==> flow/design.v <==
`timescale 1ns / 1ps
module cordic_sin(
    I_rst_n,         
    I_clk,           
    I_phase,         
    O_cos,           
    O_sin           
    );
    input wire I_rst_n;
    input wire I_clk;
    input wire [14 - 1: 0] I_phase;
    output reg [14 - 1: 0] O_cos ;
    output reg [14 - 1: 0] O_sin ;
    wire [14 - 1: 0] S_cos_0 = 14'd4477;
    wire [14 - 1: 0] S_sin_0 = 0;
    reg [14 - 1: 0] R_cos_1 ;
    reg [14 - 1: 0] R_sin_1 ;
    reg [14 - 1: 0] R_phs_1 ;
    reg [14 - 1: 0] R_cos_2 ;
    reg [14 - 1: 0] R_sin_2 ;
    reg [14 - 1: 0] R_phs_2 ;
    reg [14 - 1: 0] R_cos_3 ;
    reg [14 - 1: 0] R_sin_3 ;
    reg [14 - 1: 0] R_phs_3 ;
    reg [14 - 1: 0] R_cos_4 ;
    reg [14 - 1: 0] R_sin_4 ;
    reg [14 - 1: 0] R_phs_4 ;
    reg [14 - 1: 0] R_cos_5 ;
    reg [14 - 1: 0] R_sin_5 ;
    reg [14 - 1: 0] R_phs_5 ;
    reg [14 - 1: 0] R_cos_6 ;
    reg [14 - 1: 0] R_sin_6 ;
    reg [14 - 1: 0] R_phs_6 ;
    reg [14 - 1: 0] R_cos_7 ;
    reg [14 - 1: 0] R_sin_7 ;
    reg [14 - 1: 0] R_phs_7 ;
    reg [14 - 1: 0] R_cos_8 ;
    reg [14 - 1: 0] R_sin_8 ;
    reg [14 - 1: 0] R_phs_8 ;
    reg [14 - 1: 0] R_cos_9 ;
    reg [14 - 1: 0] R_sin_9 ;
    reg [14 - 1: 0] R_phs_9 ;
    reg [14 - 1: 0] R_cos_10 ;
    reg [14 - 1: 0] R_sin_10 ;
    reg [14 - 1: 0] R_phs_10 ;
    reg [14 - 1: 0] R_cos_11 ;
    reg [14 - 1: 0] R_sin_11 ;
    reg [14 - 1: 0] R_phs_11 ;
    reg [14 - 1: 0] R_cos_12 ;
    reg [14 - 1: 0] R_sin_12 ;
    reg [14 - 1: 0] R_phs_12 ;
    always@(posedge I_clk)
    begin
        if (I_rst_n == 1'b0) begin
            R_cos_1 <= 0;
            R_sin_1 <= 0;
            R_phs_1 <= 0;  
        end
        else begin
            if (I_phase[14 - 1] == 1'b0) begin
                R_cos_1 <= S_cos_0;
                R_sin_1 <= S_sin_0 + S_cos_0;
                R_phs_1 <= I_phase - 14'd1024;
            end
            else begin
                R_cos_1 <= S_cos_0;          
                R_sin_1 <= S_sin_0 - S_cos_0;          
                R_phs_1 <= I_phase + 14'd1024;
            end
        end
    end
    always@(posedge I_clk)                           
    begin                                            
        if (I_rst_n == 1'b0) begin                   
            R_cos_2 <= 0;                            
            R_sin_2 <= 0;                            
            R_phs_2 <= 0;                            
        end                                          
        else begin                                   
            if (R_phs_1[14 - 1] == 1'b0) begin
                R_cos_2 <= R_cos_1 - {R_sin_1[14-1],R_sin_1[14 - 1:1]};                
                R_sin_2 <= R_sin_1 + {R_cos_1[14-1],R_cos_1[14 - 1:1]};                   
                R_phs_2 <= R_phs_1 - 14'd605;        
            end                                      
            else begin                               
                R_cos_2 <= R_cos_1 + {R_sin_1[14-1],R_sin_1[14 - 1:1]};             
                R_sin_2 <= R_sin_1 - {R_cos_1[14-1],R_cos_1[14 - 1:1]};                   
                R_phs_2 <= R_phs_1 + 14'd605;        
            end                                      
        end                                          
    end
    always@(posedge I_clk)                                                           
    begin                                                                            
        if (I_rst_n == 1'b0) begin                                                   
            R_cos_3 <= 0;                                                            
            R_sin_3 <= 0;                                                            
            R_phs_3 <= 0;                                                            
        end                                                                          
        else begin                                                                   
            if (R_phs_2[14 - 1] == 1'b0) begin                                
                R_cos_3 <= R_cos_2 - {R_sin_2[14-1],R_sin_2[14-1],R_sin_2[14 - 1:2]};
                R_sin_3 <= R_sin_2 + {R_cos_2[14-1],R_cos_2[14-1],R_cos_2[14 - 1:2]};
                R_phs_3 <= R_phs_2 - 14'd319;                                        
            end                                                                      
            else begin                                                               
                R_cos_3 <= R_cos_2 + {R_sin_2[14-1],R_sin_2[14-1],R_sin_2[14 - 1:2]};
                R_sin_3 <= R_sin_2 - {R_cos_2[14-1],R_cos_2[14-1],R_cos_2[14 - 1:2]};
                R_phs_3 <= R_phs_2 + 14'd319;                                        
            end                                                                      
        end                                                                          
    end
    always@(posedge I_clk)                                                                                
    begin                                                                                                 
        if (I_rst_n == 1'b0) begin                                                                        
            R_cos_4 <= 0;                                                                                 
            R_sin_4 <= 0;                                                                                 
            R_phs_4 <= 0;                                                                                 
        end                                                                                               
        else begin                                                                                        
            if (R_phs_3[14 - 1] == 1'b0) begin                                                     
                R_cos_4 <= R_cos_3 - {R_sin_3[14-1],R_sin_3[14-1],R_sin_3[14-1],R_sin_3[14 - 1:3]};
                R_sin_4 <= R_sin_3 + {R_cos_3[14-1],R_cos_3[14-1],R_cos_3[14-1],R_cos_3[14 - 1:3]};
                R_phs_4 <= R_phs_3 - 14'd162;                                                             
            end                                                                                           
            else begin                                                                                    
                R_cos_4 <= R_cos_3 + {R_sin_3[14-1],R_sin_3[14-1],R_sin_3[14-1],R_sin_3[14 - 1:3]};
                R_sin_4 <= R_sin_3 - {R_cos_3[14-1],R_cos_3[14-1],R_cos_3[14-1],R_cos_3[14 - 1:3]};
                R_phs_4 <= R_phs_3 + 14'd162;                                                             
            end                                                                                           
        end                                                                                               
    end
    always@(posedge I_clk)                                                                                                     
    begin                                                                                                                      
        if (I_rst_n == 1'b0) begin                                                                                             
            R_cos_5 <= 0;                                                                                                      
            R_sin_5 <= 0;                                                                                                      
            R_phs_5 <= 0;                                                                                                      
        end                                                                                                                    
        else begin                                                                                                             
            if (R_phs_4[14 - 1] == 1'b0) begin                                                                          
                R_cos_5 <= R_cos_4 - {R_sin_4[14-1],R_sin_4[14-1],R_sin_4[14-1],R_sin_4[14-1],R_sin_4[14 - 1:4]};
                R_sin_5 <= R_sin_4 + {R_cos_4[14-1],R_cos_4[14-1],R_cos_4[14-1],R_cos_4[14-1],R_cos_4[14 - 1:4]};
                R_phs_5 <= R_phs_4 - 14'd81;                                                                                  
            end                                                                                                                
            else begin                                                                                                         
                R_cos_5 <= R_cos_4 + {R_sin_4[14-1],R_sin_4[14-1],R_sin_4[14-1],R_sin_4[14-1],R_sin_4[14 - 1:4]};
                R_sin_5 <= R_sin_4 - {R_cos_4[14-1],R_cos_4[14-1],R_cos_4[14-1],R_cos_4[14-1],R_cos_4[14 - 1:4]};
                R_phs_5 <= R_phs_4 + 14'd81;                                                                                  
            end                                                                                                                
        end                                                                                                                    
    end
    always@(posedge I_clk)                                                                                                                          
    begin                                                                                                                                           
        if (I_rst_n == 1'b0) begin                                                                                                                  
            R_cos_6 <= 0;                                                                                                                           
            R_sin_6 <= 0;                                                                                                                           
            R_phs_6 <= 0;                                                                                                                           
        end                                                                                                                                         
        else begin                                                                                                                                  
            if (R_phs_5[14 - 1] == 1'b0) begin                                                                                               
                R_cos_6 <= R_cos_5 - {R_sin_5[14-1],R_sin_5[14-1],R_sin_5[14-1],R_sin_5[14-1],R_sin_5[14-1],R_sin_5[14 - 1:5]};
                R_sin_6 <= R_sin_5 + {R_cos_5[14-1],R_cos_5[14-1],R_cos_5[14-1],R_cos_5[14-1],R_cos_5[14-1],R_cos_5[14 - 1:5]};
                R_phs_6 <= R_phs_5 - 14'd41;                                                                                                       
            end                                                                                                                                     
            else begin                                                                                                                              
                R_cos_6 <= R_cos_5 + {R_sin_5[14-1],R_sin_5[14-1],R_sin_5[14-1],R_sin_5[14-1],R_sin_5[14-1],R_sin_5[14 - 1:5]};
                R_sin_6 <= R_sin_5 - {R_cos_5[14-1],R_cos_5[14-1],R_cos_5[14-1],R_cos_5[14-1],R_cos_5[14-1],R_cos_5[14 - 1:5]};
                R_phs_6 <= R_phs_5 + 14'd41;                                                                                                       
            end                                                                                                                                     
        end                                                                                                                                         
    end
    always@(posedge I_clk)                                                                                                                                                
    begin                                                                                                                                                                 
        if (I_rst_n == 1'b0) begin                                                                                                                                        
            R_cos_7 <= 0;                                                                                                                                                 
            R_sin_7 <= 0;                                                                                                                                                 
            R_phs_7 <= 0;                                                                                                                                                 
        end                                                                                                                                                               
        else begin                                                                                                                                                        
            if (R_phs_6[14 - 1] == 1'b0) begin                                                                                                                     
                R_cos_7 <= R_cos_6 - {R_sin_6[14-1],R_sin_6[14-1],R_sin_6[14-1],R_sin_6[14-1],R_sin_6[14-1],R_sin_6[14-1],R_sin_6[14 - 1:6]}; 
                R_sin_7 <= R_sin_6 + {R_cos_6[14-1],R_cos_6[14-1],R_cos_6[14-1],R_cos_6[14-1],R_cos_6[14-1],R_cos_6[14-1],R_cos_6[14 - 1:6]}; 
                R_phs_7 <= R_phs_6 - 14'd20;                                                                                                                             
            end                                                                                                                                                           
            else begin                                                                                                                                                    
                R_cos_7 <= R_cos_6 + {R_sin_6[14-1],R_sin_6[14-1],R_sin_6[14-1],R_sin_6[14-1],R_sin_6[14-1],R_sin_6[14-1],R_sin_6[14 - 1:6]}; 
                R_sin_7 <= R_sin_6 - {R_cos_6[14-1],R_cos_6[14-1],R_cos_6[14-1],R_cos_6[14-1],R_cos_6[14-1],R_cos_6[14-1],R_cos_6[14 - 1:6]}; 
                R_phs_7 <= R_phs_6 + 14'd20;                                                                                                                             
            end                                                                                                                                                           
        end                                                                                                                                                               
    end                                                                                                                                                                   
    always@(posedge I_clk)                                                                                                                                                                    
    begin                                                                                                                                                                                     
        if (I_rst_n == 1'b0) begin                                                                                                                                                            
            R_cos_8 <= 0;                                                                                                                                                                     
            R_sin_8 <= 0;                                                                                                                                                                     
            R_phs_8 <= 0;                                                                                                                                                                     
        end                                                                                                                                                                                   
        else begin                                                                                                                                                                            
            if (R_phs_7[14 - 1] == 1'b0) begin                                                                                                                                         
                R_cos_8 <= R_cos_7 - {R_sin_7[14-1],R_sin_7[14-1],R_sin_7[14-1],R_sin_7[14-1],R_sin_7[14-1],R_sin_7[14-1],R_sin_7[14-1],R_sin_7[14 - 1:7]};
                R_sin_8 <= R_sin_7 + {R_cos_7[14-1],R_cos_7[14-1],R_cos_7[14-1],R_cos_7[14-1],R_cos_7[14-1],R_cos_7[14-1],R_cos_7[14-1],R_cos_7[14 - 1:7]};
                R_phs_8 <= R_phs_7 - 14'd10;                                                                                                                                                 
            end                                                                                                                                                                               
            else begin                                                                                                                                                                        
                R_cos_8 <= R_cos_7 + {R_sin_7[14-1],R_sin_7[14-1],R_sin_7[14-1],R_sin_7[14-1],R_sin_7[14-1],R_sin_7[14-1],R_sin_7[14-1],R_sin_7[14 - 1:7]};
                R_sin_8 <= R_sin_7 - {R_cos_7[14-1],R_cos_7[14-1],R_cos_7[14-1],R_cos_7[14-1],R_cos_7[14-1],R_cos_7[14-1],R_cos_7[14-1],R_cos_7[14 - 1:7]};
                R_phs_8 <= R_phs_7 + 14'd10;                                                                                                                                                 
            end                                                                                                                                                                               
        end                                                                                                                                                                                   
    end 
    always@(posedge I_clk)                                                                                                                                                                                                     
    begin                                                                                                                                                                                                                      
        if (I_rst_n == 1'b0) begin                                                                                                                                                                                             
            R_cos_9 <= 0;                                                                                                                                                                                                      
            R_sin_9 <= 0;                                                                                                                                                                                                      
            R_phs_9 <= 0;                                                                                                                                                                                                      
        end                                                                                                                                                                                                                    
        else begin                                                                                                                                                                                                             
            if (R_phs_8[14 - 1] == 1'b0) begin                                                                                                                                                                          
                R_cos_9 <= R_cos_8 - {R_sin_8[14-1],R_sin_8[14-1],R_sin_8[14-1],R_sin_8[14-1],R_sin_8[14-1],R_sin_8[14-1],R_sin_8[14-1],R_sin_8[14-1],R_sin_8[14 - 1:8]};            
                R_sin_9 <= R_sin_8 + {R_cos_8[14-1],R_cos_8[14-1],R_cos_8[14-1],R_cos_8[14-1],R_cos_8[14-1],R_cos_8[14-1],R_cos_8[14-1],R_cos_8[14-1],R_cos_8[14 - 1:8]};            
                R_phs_9 <= R_phs_8 - 14'd5;                                                                                                                                                                                  
            end                                                                                                                                                                                                                
            else begin                                                                                                                                                                                                         
                R_cos_9 <= R_cos_8 + {R_sin_8[14-1],R_sin_8[14-1],R_sin_8[14-1],R_sin_8[14-1],R_sin_8[14-1],R_sin_8[14-1],R_sin_8[14-1],R_sin_8[14-1],R_sin_8[14 - 1:8]};             
                R_sin_9 <= R_sin_8 - {R_cos_8[14-1],R_cos_8[14-1],R_cos_8[14-1],R_cos_8[14-1],R_cos_8[14-1],R_cos_8[14-1],R_cos_8[14-1],R_cos_8[14-1],R_cos_8[14 - 1:8]};             
                R_phs_9 <= R_phs_8 + 14'd5;                                                                                                                                                                                  
            end                                                                                                                                                                                                                
        end                                                                                                                                                                                                                    
    end
    always@(posedge I_clk)                                                                                                                                                                                                                       
    begin                                                                                                                                                                                                                                        
        if (I_rst_n == 1'b0) begin                                                                                                                                                                                                               
            R_cos_10 <= 0;                                                                                                                                                                                                                        
            R_sin_10 <= 0;                                                                                                                                                                                                                        
            R_phs_10 <= 0;                                                                                                                                                                                                                        
        end                                                                                                                                                                                                                                      
        else begin                                                                                                                                                                                                                               
            if (R_phs_9[14 - 1] == 1'b0) begin                                                                                                                                                                                            
                R_cos_10 <= R_cos_9 - {R_sin_9[14-1],R_sin_9[14-1],R_sin_9[14-1],R_sin_9[14-1],R_sin_9[14-1],R_sin_9[14-1],R_sin_9[14-1],R_sin_9[14-1],R_sin_9[14-1],R_sin_9[14 - 1:9]};         
                R_sin_10 <= R_sin_9 + {R_cos_9[14-1],R_cos_9[14-1],R_cos_9[14-1],R_cos_9[14-1],R_cos_9[14-1],R_cos_9[14-1],R_cos_9[14-1],R_cos_9[14-1],R_cos_9[14-1],R_cos_9[14 - 1:9]};         
                R_phs_10 <= R_phs_9 - 14'd3;                                                                                                                                                                                                    
            end                                                                                                                                                                                                                                  
            else begin                                                                                                                                                                                                                           
                R_cos_10 <= R_cos_9 + {R_sin_9[14-1],R_sin_9[14-1],R_sin_9[14-1],R_sin_9[14-1],R_sin_9[14-1],R_sin_9[14-1],R_sin_9[14-1],R_sin_9[14-1],R_sin_9[14-1],R_sin_9[14 - 1:9]};          
                R_sin_10 <= R_sin_9 - {R_cos_9[14-1],R_cos_9[14-1],R_cos_9[14-1],R_cos_9[14-1],R_cos_9[14-1],R_cos_9[14-1],R_cos_9[14-1],R_cos_9[14-1],R_cos_9[14-1],R_cos_9[14 - 1:9]};          
                R_phs_10 <= R_phs_9 + 14'd3;                                                                                                                                                                                                    
            end                                                                                                                                                                                                                                  
        end                                                                                                                                                                                                                                      
    end                                                                                                                                                                                                                                                        
    always@(posedge I_clk)                                                                                                                                                                                                                                     
    begin                                                                                                                                                                                                                                                      
        if (I_rst_n == 1'b0) begin                                                                                                                                                                                                                             
            R_cos_11 <= 0;                                                                                                                                                                                                                                     
            R_sin_11 <= 0;                                                                                                                                                                                                                                     
            R_phs_11 <= 0;                                                                                                                                                                                                                                     
        end                                                                                                                                                                                                                                                    
        else begin                                                                                                                                                                                                                                             
            if (R_phs_10[14 - 1] == 1'b0) begin                                                                                                                                                                                                          
                R_cos_11 <= R_cos_10 - {R_sin_10[14-1],R_sin_10[14-1],R_sin_10[14-1],R_sin_10[14-1],R_sin_10[14-1],R_sin_10[14-1],R_sin_10[14-1],R_sin_10[14-1],R_sin_10[14-1],R_sin_10[14-1],R_sin_10[14 - 1:10]}; 
                R_sin_11 <= R_sin_10 + {R_cos_10[14-1],R_cos_10[14-1],R_cos_10[14-1],R_cos_10[14-1],R_cos_10[14-1],R_cos_10[14-1],R_cos_10[14-1],R_cos_10[14-1],R_cos_10[14-1],R_cos_10[14-1],R_cos_10[14 - 1:10]}; 
                R_phs_11 <= R_phs_10 - 14'd1;                                                                                                                                                                                                                
            end                                                                                                                                                                                                                                                
            else begin                                                                                                                                                                                                                                         
                R_cos_11 <= R_cos_10 + {R_sin_10[14-1],R_sin_10[14-1],R_sin_10[14-1],R_sin_10[14-1],R_sin_10[14-1],R_sin_10[14-1],R_sin_10[14-1],R_sin_10[14-1],R_sin_10[14-1],R_sin_10[14-1],R_sin_10[14 - 1:10]};
                R_sin_11 <= R_sin_10 - {R_cos_10[14-1],R_cos_10[14-1],R_cos_10[14-1],R_cos_10[14-1],R_cos_10[14-1],R_cos_10[14-1],R_cos_10[14-1],R_cos_10[14-1],R_cos_10[14-1],R_cos_10[14-1],R_cos_10[14 - 1:10]};
                R_phs_11 <= R_phs_10 + 14'd1;                                                                                                                                                                                                                
            end                                                                                                                                                                                                                                                
        end                                                                                                                                                                                                                                                    
    end                                                                                                                                                                                                                                                                                                                                                          
    always@(posedge I_clk)                                                                                                                                                                                                                                     
    begin                                                                                                                                                                                                                                                      
        if (I_rst_n == 1'b0) begin                                                                                                                                                                                                                             
            R_cos_12 <= 0;                                                                                                                                                                                                                                     
            R_sin_12 <= 0;                                                                                                                                                                                                                                     
            R_phs_12 <= 0;                                                                                                                                                                                                                                     
        end                                                                                                                                                                                                                                                    
        else begin                                                                                                                                                                                                                                             
            if (R_phs_11[14 - 1] == 1'b0) begin                                                                                                                                                                                                          
                R_cos_12 <= R_cos_11 - {R_sin_11[14-1],R_sin_11[14-1],R_sin_11[14-1],R_sin_11[14-1],R_sin_11[14-1],R_sin_11[14-1],R_sin_11[14-1],R_sin_11[14-1],R_sin_11[14-1],R_sin_11[14-1],R_sin_11[14-1],R_sin_11[14 - 1:11]}; 
                R_sin_12 <= R_sin_11 + {R_cos_11[14-1],R_cos_11[14-1],R_cos_11[14-1],R_cos_11[14-1],R_cos_11[14-1],R_cos_11[14-1],R_cos_11[14-1],R_cos_11[14-1],R_cos_11[14-1],R_cos_11[14-1],R_cos_11[14-1],R_cos_11[14 - 1:11]}; 
                R_phs_12 <= R_phs_11 - 14'd1;                                                                                                                                                                                                                
            end                                                                                                                                                                                                                                                
            else begin                                                                                                                                                                                                                                         
                R_cos_12 <= R_cos_11 + {R_sin_11[14-1],R_sin_11[14-1],R_sin_11[14-1],R_sin_11[14-1],R_sin_11[14-1],R_sin_11[14-1],R_sin_11[14-1],R_sin_11[14-1],R_sin_11[14-1],R_sin_11[14-1],R_sin_11[14-1],R_sin_11[14 - 1:11]};
                R_sin_12 <= R_sin_11 - {R_cos_11[14-1],R_cos_11[14-1],R_cos_11[14-1],R_cos_11[14-1],R_cos_11[14-1],R_cos_11[14-1],R_cos_11[14-1],R_cos_11[14-1],R_cos_11[14-1],R_cos_11[14-1],R_cos_11[14-1],R_cos_11[14 - 1:11]};
                R_phs_12 <= R_phs_11 + 14'd1;                                                                                                                                                                                                                
            end                                                                                                                                                                                                                                                
        end                                                                                                                                                                                                                                                    
    end
    always@(posedge I_clk)                                                                                                                                                                                                                                     
    begin                                                                                                                                                                                                                                                      
        if (I_rst_n == 1'b0) begin                                                                                                                                                                                                                             
            O_cos <= 0;                                                                                                                                                                                                                                     
            O_sin <= 0;                                                                                                                                                                                                                                                                                                                                                                                                                                                                         
        end                                                                                                                                                                                                                                                    
        else begin                                                                                                                                                                                                                                             
            if (R_phs_12[14 - 1] == 1'b0) begin                                                                                                                                                                                                          
                O_cos <= R_cos_12 - {R_sin_12[14-1],R_sin_12[14-1],R_sin_12[14-1],R_sin_12[14-1],R_sin_12[14-1],R_sin_12[14-1],R_sin_12[14-1],R_sin_12[14-1],R_sin_12[14-1],R_sin_12[14-1],R_sin_12[14-1],R_sin_12[14-1],R_sin_12[14 - 1:12]}; 
                O_sin <= R_sin_12 + {R_cos_12[14-1],R_cos_12[14-1],R_cos_12[14-1],R_cos_12[14-1],R_cos_12[14-1],R_cos_12[14-1],R_cos_12[14-1],R_cos_12[14-1],R_cos_12[14-1],R_cos_12[14-1],R_cos_12[14-1],R_cos_12[14-1],R_cos_12[14 - 1:12]};                                                                                                                                                                                                             
            end                                                                                                                                                                                                                                                
            else begin                                                                                                                                                                                                                                         
                O_cos <= R_cos_12 + {R_sin_12[14-1],R_sin_12[14-1],R_sin_12[14-1],R_sin_12[14-1],R_sin_12[14-1],R_sin_12[14-1],R_sin_12[14-1],R_sin_12[14-1],R_sin_12[14-1],R_sin_12[14-1],R_sin_12[14-1],R_sin_12[14-1],R_sin_12[14 - 1:12]};
                O_sin <= R_sin_12 - {R_cos_12[14-1],R_cos_12[14-1],R_cos_12[14-1],R_cos_12[14-1],R_cos_12[14-1],R_cos_12[14-1],R_cos_12[14-1],R_cos_12[14-1],R_cos_12[14-1],R_cos_12[14-1],R_cos_12[14-1],R_cos_12[14-1],R_cos_12[14 - 1:12]};                                                                                                                                                                                                          
            end                                                                                                                                                                                                                                                
        end                                                                                                                                                                                                                                                    
    end
endmodule
`timescale 1ns / 1ps
module cordic_native(
    I_rst_n,                 
    I_clk,                   
    I_init_phase,            
    I_change_phase,           
    I_inc_phase,             
    O_cos,                   
    O_sin                    
    );
    input wire I_rst_n;
    input wire I_clk;
    input wire [14 - 1: 0] I_init_phase;
    input wire I_change_phase;
    input wire [14 - 1: 0] I_inc_phase;
    output reg [14 - 1: 0] O_cos;
    output reg [14 - 1: 0] O_sin;
    reg [14 - 1: 0] R_current_phase ;
    wire [14 - 1: 0] S_cos;
    wire [14 - 1: 0] S_sin;
    parameter DIR_FWD = 1'b0;
    parameter DIR_BAK = 1'b1;
    reg R_phase_dir ;
    reg R_cos_dir ;
    parameter MAX_PHASE = 14'd2047;
    parameter MIN_PHASE = -14'd2048;
    wire S_reach_top;  
    assign S_reach_top = (R_current_phase[14 - 1]==0)&&(R_current_phase + I_inc_phase > MAX_PHASE);
    wire S_reach_bottom;  
    assign S_reach_bottom = (R_current_phase[14 - 1]==1)&&(R_current_phase - I_inc_phase < MIN_PHASE);
    always@(posedge I_clk)
    begin
        if (I_rst_n == 0) R_phase_dir <= DIR_FWD;
        else begin
            if (R_phase_dir == DIR_FWD)
                if (S_reach_top) R_phase_dir <= DIR_BAK;
                else R_phase_dir <= DIR_FWD;
            else  
            begin
                if (S_reach_bottom) R_phase_dir <= DIR_FWD;
                else R_phase_dir <= DIR_BAK;
            end
        end
    end
    always @(posedge I_clk)
    begin
        if (I_rst_n == 0) R_current_phase <= I_init_phase;
        else if (I_change_phase == 1'b1) R_current_phase <= I_init_phase;
        else 
            case(R_phase_dir)
            DIR_FWD: if (S_reach_top) R_current_phase <= MAX_PHASE - (R_current_phase + I_inc_phase - MAX_PHASE);
                     else R_current_phase <= R_current_phase + I_inc_phase;
            DIR_BAK: if (S_reach_bottom) R_current_phase <= MIN_PHASE + (R_current_phase - I_inc_phase - MIN_PHASE);
                     else R_current_phase <= R_current_phase - I_inc_phase;
            endcase
    end 
    cordic_sin cordic_sin_inst(
       .I_rst_n(I_rst_n),         
       .I_clk(I_clk),           
       .I_phase(R_current_phase),         
       .O_cos(S_cos),           
       .O_sin(S_sin)           
       );
   reg [13-1:0] R_dir_delay ;
   always @(posedge I_clk)
   begin
       R_dir_delay[0] <= R_phase_dir;
       R_dir_delay[1] <= R_dir_delay[0];
       R_dir_delay[2] <= R_dir_delay[1];
       R_dir_delay[3] <= R_dir_delay[2];
       R_dir_delay[4] <= R_dir_delay[3];
       R_dir_delay[5] <= R_dir_delay[4];
       R_dir_delay[6] <= R_dir_delay[5];
       R_dir_delay[7] <= R_dir_delay[6];
       R_dir_delay[8] <= R_dir_delay[7];
       R_dir_delay[9] <= R_dir_delay[8];
       R_dir_delay[10] <= R_dir_delay[9];
       R_dir_delay[11] <= R_dir_delay[10];
       R_dir_delay[12] <= R_dir_delay[11];
       R_cos_dir <= R_dir_delay[12];
   end
   always @(posedge I_clk)
   begin
       O_sin <= S_sin;
       if (R_cos_dir == DIR_FWD) O_cos <= S_cos;
       else O_cos <= -S_cos;
   end
endmodule
# Tool chain data of cordic_native
# Each step is given for the RTL above and for the edited RTL.
# "before" refers to lines of the RTL above, "after" to lines of the edited file.
# "delta" is "after" less "before", of the values as shown.
# Cell names lack the library's common part.
# A cell with n/a has no value.
# design
design	cordic_native
clock	I_clk
cell_library	sky130hd
corner	tt_025C_1v80

# Diff
# The edit as a unified diff against the file above.
# A script made this edit. It changes what the design does and was not meant as an optimisation.
# begin of diff
@@ -391,7 +391,7 @@
    always @(posedge I_clk)
    begin
-       O_sin <= S_sin;
        if (R_cos_dir == DIR_FWD) O_cos <= S_cos;
        else O_cos <= -S_cos;
    end
+   always @(*) O_sin = S_sin;
 endmodule
# end of diff

# Word-level counts
# Counts by Yosys on the flattened word-level netlist (proc, flatten, opt, wreduce; memories kept). Register bits leave out memories and registers merged into their read ports (data or address); mux counts leave out enables and synchronous resets folded into registers. Print and check cells are left out. Cells with the same type and inputs are merged into one.
# classes
item	before	after	delta
n_addsub	79	79	0
cmp	2	2	0
n_mux	47	47	0
n_logic	2	2	0
n_reduce_logical	2	2	0
# Operator kinds equal on both sides are left out: 36.
# word_totals
item	before	after	delta
reg_bits	589	575	-14
word_cells	176	175	-1

# Longest topological paths
# Yosys ltp: most cells in a row. Word level: on the elaborated netlist, between registers, memories and ports. Mapped: between sequential cells and ports; inverters and the memories' decode and read muxes count.
# depth
item	before	after	delta
depth_word	7	7	0
abc_area	0	0	n/a
ltp_mapped	16	16	0
mapped_depth_nobuf	16	16	0

# Mapped cells and area
# Yosys stat after the flow's synthesis: flattened, memories mapped to cells. It holds for the ABC_AREA given above (unset counts as 0); a run with the other value may have another netlist.
# synth_totals
item	before	after	delta
cells	4224	4181	-43
synth_area_um2	36094.6	36921.7	827.1
sequential_area_um2	11030.6	10750.3	-280.3
flip_flops	551	537	-14
# by_type
type	before	after	delta
and2_1	71	425	354
nor2_1	592	242	-350
a21o_1	75	205	130
o21ai_0	203	110	-93
o21bai_1	123	42	-81
a211oi_1	52	3	-49
a21oi_1	350	306	-44
o21ai_1	3	43	40
o41ai_1	11	47	36
xor2_1	161	196	35
inv_1	275	241	-34
nor3_1	173	139	-34
nor3b_1	42	11	-31
nand2_1	119	147	28
nor2b_1	39	67	28
a31oi_1	17	44	27
nand3_1	73	93	20
o21a_1	26	8	-18
# Cell types equal on both sides are left out: 10.
# The list need not be complete.
# By module: a second synthesis without flattening, with its own total; a netlist apart from the flattened one above.
# unflattened
item	before	after	delta
hier_cells	4545	4539	-6
hier_area_um2	38619.5	38373.1	-246.4
# Each row is one instance without its submodules.
# by_module_before
module	n_inst	n_cells	area_um2	seq_area_um2
cordic_sin	1	4130	34989.8	9889.5
cordic_native	1	415	3629.7	1141.1
# by_module_after
module	n_inst	n_cells	area_um2	seq_area_um2
cordic_sin	1	4138	35023.6	9889.5
cordic_native	1	401	3349.5	860.8

# Timing after synthesis
# OpenSTA on the mapped netlist: ideal clock, no wires. The path of least setup slack (recovery checks aside). Input and output delay are each 20% of the period. Register names are those of the netlist, which keeps one name where synthesis merged equal registers.
# synth_path
item	before	after	delta
path_type	input port to flip-flop	input port to flip-flop	n/a
startpoint	input port I_inc_phase[0]	input port I_inc_phase[0]	n/a
endpoint	register R_current_phase[1]	register R_current_phase[9]	n/a
tclk_ns	5.0	5.0	0.0
input_delay_ns	1.000	1.000	0.000
setup_ns	0.069	0.122	0.053
launch_ns	1.000	1.000	0.000
t_arrival_ns	3.458	3.713	0.255
path_slack_ns	1.473	1.165	-0.308
delay_ns	2.527	2.835	0.308
path_stages	12	12	0
n_path_buf	0	0	0
period_less_setup_slack_ns	3.527	3.835	0.308
# "delay_ns" is the arrival time less input delay plus setup time.
# "path_stages" counts driving pins, that of a launching flip-flop among them; a cell with two outputs on the path counts twice.
# "period_less_setup_slack_ns" = period - worst setup slack (recovery checks aside). The figure is calculated, with input and output delays left at 20% of the set period.
# The rows between start and end are the longest chain of elaborated cells between them; the timing report does not say that the signal goes this way. Where chains are equally long, one stands for them.
# A line is the first line of the expression or statement that the cell stems from. Yosys adds cells for indexed reads and writes and turns some case tables into memories.
# A register here has more assigning lines than the two given.
# synth_between_before
cell_sequence	ha_1 inv_1 fa_1 o21ba_2 o211a_1 o21ai_0 a21oi_1 or3_4 a31oi_2 mux2_1 mux2_2 o21ai_1
elab_chain_len	7
# synth_rtl_before
item	line_no	rtl
from (decl)	324	input wire [14 - 1: 0] I_inc_phase;
14-bit subtractor (2 in a row)	362	DIR_BAK: if (S_reach_bottom) R_current_phase <= MIN_PHASE + (R_current_phase - I_inc_phase - MIN_PHASE);
14-bit adder	362
14-bit 2-to-1 mux	362
14-bit case mux with 2-bit select	359	case(R_phase_dir)
14-bit 2-to-1 mux	357	else if (I_change_phase == 1'b1) R_current_phase <= I_init_phase;
14-bit 2-to-1 mux	356	if (I_rst_n == 0) R_current_phase <= I_init_phase;
to (assign)	356
to (assign)	357
to (decl)	327	reg [14 - 1: 0] R_current_phase ;
# synth_between_after
cell_sequence	ha_1 inv_1 fa_1 nor3_1 nor3_1 o21ai_0 nand4b_4 or4b_1 nor3_2 nor3_1 xor2_1 a221o_1
elab_chain_len	7
# synth_rtl_after
item	line_no	rtl
from (decl)	324	input wire [14 - 1: 0] I_inc_phase;
14-bit subtractor (2 in a row)	362	DIR_BAK: if (S_reach_bottom) R_current_phase <= MIN_PHASE + (R_current_phase - I_inc_phase - MIN_PHASE);
14-bit adder	362
14-bit 2-to-1 mux	362
14-bit case mux with 2-bit select	359	case(R_phase_dir)
14-bit 2-to-1 mux	357	else if (I_change_phase == 1'b1) R_current_phase <= I_init_phase;
14-bit 2-to-1 mux	356	if (I_rst_n == 0) R_current_phase <= I_init_phase;
to (assign)	356
to (assign)	357
to (decl)	327	reg [14 - 1: 0] R_current_phase ;

# Timing after layout
# From the final timing report of the runs of set A: the path of least setup slack in the routed layout; clock arrival at registers is part of the times.
# layout_path
item	before	after	delta
path_type	input port to flip-flop	input port to flip-flop	n/a
startpoint	input port I_inc_phase[0]	input port I_inc_phase[0]	n/a
endpoint	register R_current_phase[1]	register R_current_phase[9]	n/a
tclk_ns	4.1	4.1	0.0
input_delay_ns	0.82	0.82	0.00
setup_ns	0.07	0.11	0.04
launch_ns	0.82	0.82	0.00
t_arrival_ns	4.06	4.15	0.09
path_slack_ns	0.57	0.43	-0.14
path_stages	14	13	-1
n_path_buf	2	1	-1
# The rows between start and end are the longest chain of elaborated cells between them; the timing report does not say that the signal goes this way. Where chains are equally long, one stands for them.
# A register here has more assigning lines than the two given.
# layout_between_before
cell_sequence	clkdlybuf4s50_1 ha_1 inv_1 fa_1 o21ba_2 o211a_1 o21ai_0 a21oi_1 or3_4 a31oi_2 buf_4 mux2_1 mux2_2 o21ai_1
elab_chain_len	7
# layout_rtl_before
item	line_no	rtl
from (decl)	324	input wire [14 - 1: 0] I_inc_phase;
14-bit subtractor (2 in a row)	362	DIR_BAK: if (S_reach_bottom) R_current_phase <= MIN_PHASE + (R_current_phase - I_inc_phase - MIN_PHASE);
14-bit adder	362
14-bit 2-to-1 mux	362
14-bit case mux with 2-bit select	359	case(R_phase_dir)
14-bit 2-to-1 mux	357	else if (I_change_phase == 1'b1) R_current_phase <= I_init_phase;
14-bit 2-to-1 mux	356	if (I_rst_n == 0) R_current_phase <= I_init_phase;
to (assign)	356
to (assign)	357
to (decl)	327	reg [14 - 1: 0] R_current_phase ;
# layout_between_after
cell_sequence	clkdlybuf4s50_1 ha_1 inv_1 fa_1 nor3_1 o311a_1 nor4_4 o41ai_4 xor2_1 and4_4 nor3_1 xor2_1 a221o_1
elab_chain_len	7
# layout_rtl_after
item	line_no	rtl
from (decl)	324	input wire [14 - 1: 0] I_inc_phase;
14-bit subtractor (2 in a row)	362	DIR_BAK: if (S_reach_bottom) R_current_phase <= MIN_PHASE + (R_current_phase - I_inc_phase - MIN_PHASE);
14-bit adder	362
14-bit 2-to-1 mux	362
14-bit case mux with 2-bit select	359	case(R_phase_dir)
14-bit 2-to-1 mux	357	else if (I_change_phase == 1'b1) R_current_phase <= I_init_phase;
14-bit 2-to-1 mux	356	if (I_rst_n == 0) R_current_phase <= I_init_phase;
to (assign)	356
to (assign)	357
to (decl)	327	reg [14 - 1: 0] R_current_phase ;

# Flow runs
# Runs of the flow (Yosys, OpenROAD) on both versions; the two runs of a pair have the same settings. The constraints put input and output delay at 20% of the set period each and load the outputs with 0.01 pF.
# flow_settings_set_A
CORE_UTILIZATION	40
period_ns	4.1
CAP_MARGIN	20
CORE_MARGIN	2
SLEW_MARGIN	20
# results_set_A
item	before	after	delta
yosys.chip_area_um2	36094.6	36921.7	827.1
design_die_area_um2	92656.3	94750.1	2093.8
util_pct	45.1	45.2	0.1
setup_ws_ns	0.567	0.427	-0.140
final_hold_ws_ns	0.323	0.326	0.003
achievedPeriod_ns	3.533	3.673	0.140
# flow_settings_set_B
CAP_MARGIN	10
CORE_ASPECT_RATIO	1.12
CORE_MARGIN	9
CORE_UTILIZATION	66
CTS_CLUSTER_DIAMETER	313
MAX_ROUTING_LAYER	met5
PLACE_DENSITY_LB_ADDON	0.2
SETUP_SLACK_MARGIN	1.37
TNS_END_PERCENT	25
period_ns	4.93
SLEW_MARGIN	20
# results_set_B
item	before	after	delta
yosys.chip_area_um2	36094.6	36921.7	827.1
design_die_area_um2	63445.5	64794.2	1348.7
util_pct	73.5	73.6	0.1
setup_ws_ns	1.401	1.439	0.038
final_hold_ws_ns	0.326	0.325	-0.001
achievedPeriod_ns	3.529	3.491	-0.038
# "achievedPeriod_ns": clock period set for the run, less the worst setup slack. It is reckoned from that one timing run; input and output delays stay at 20% of the period that was set.
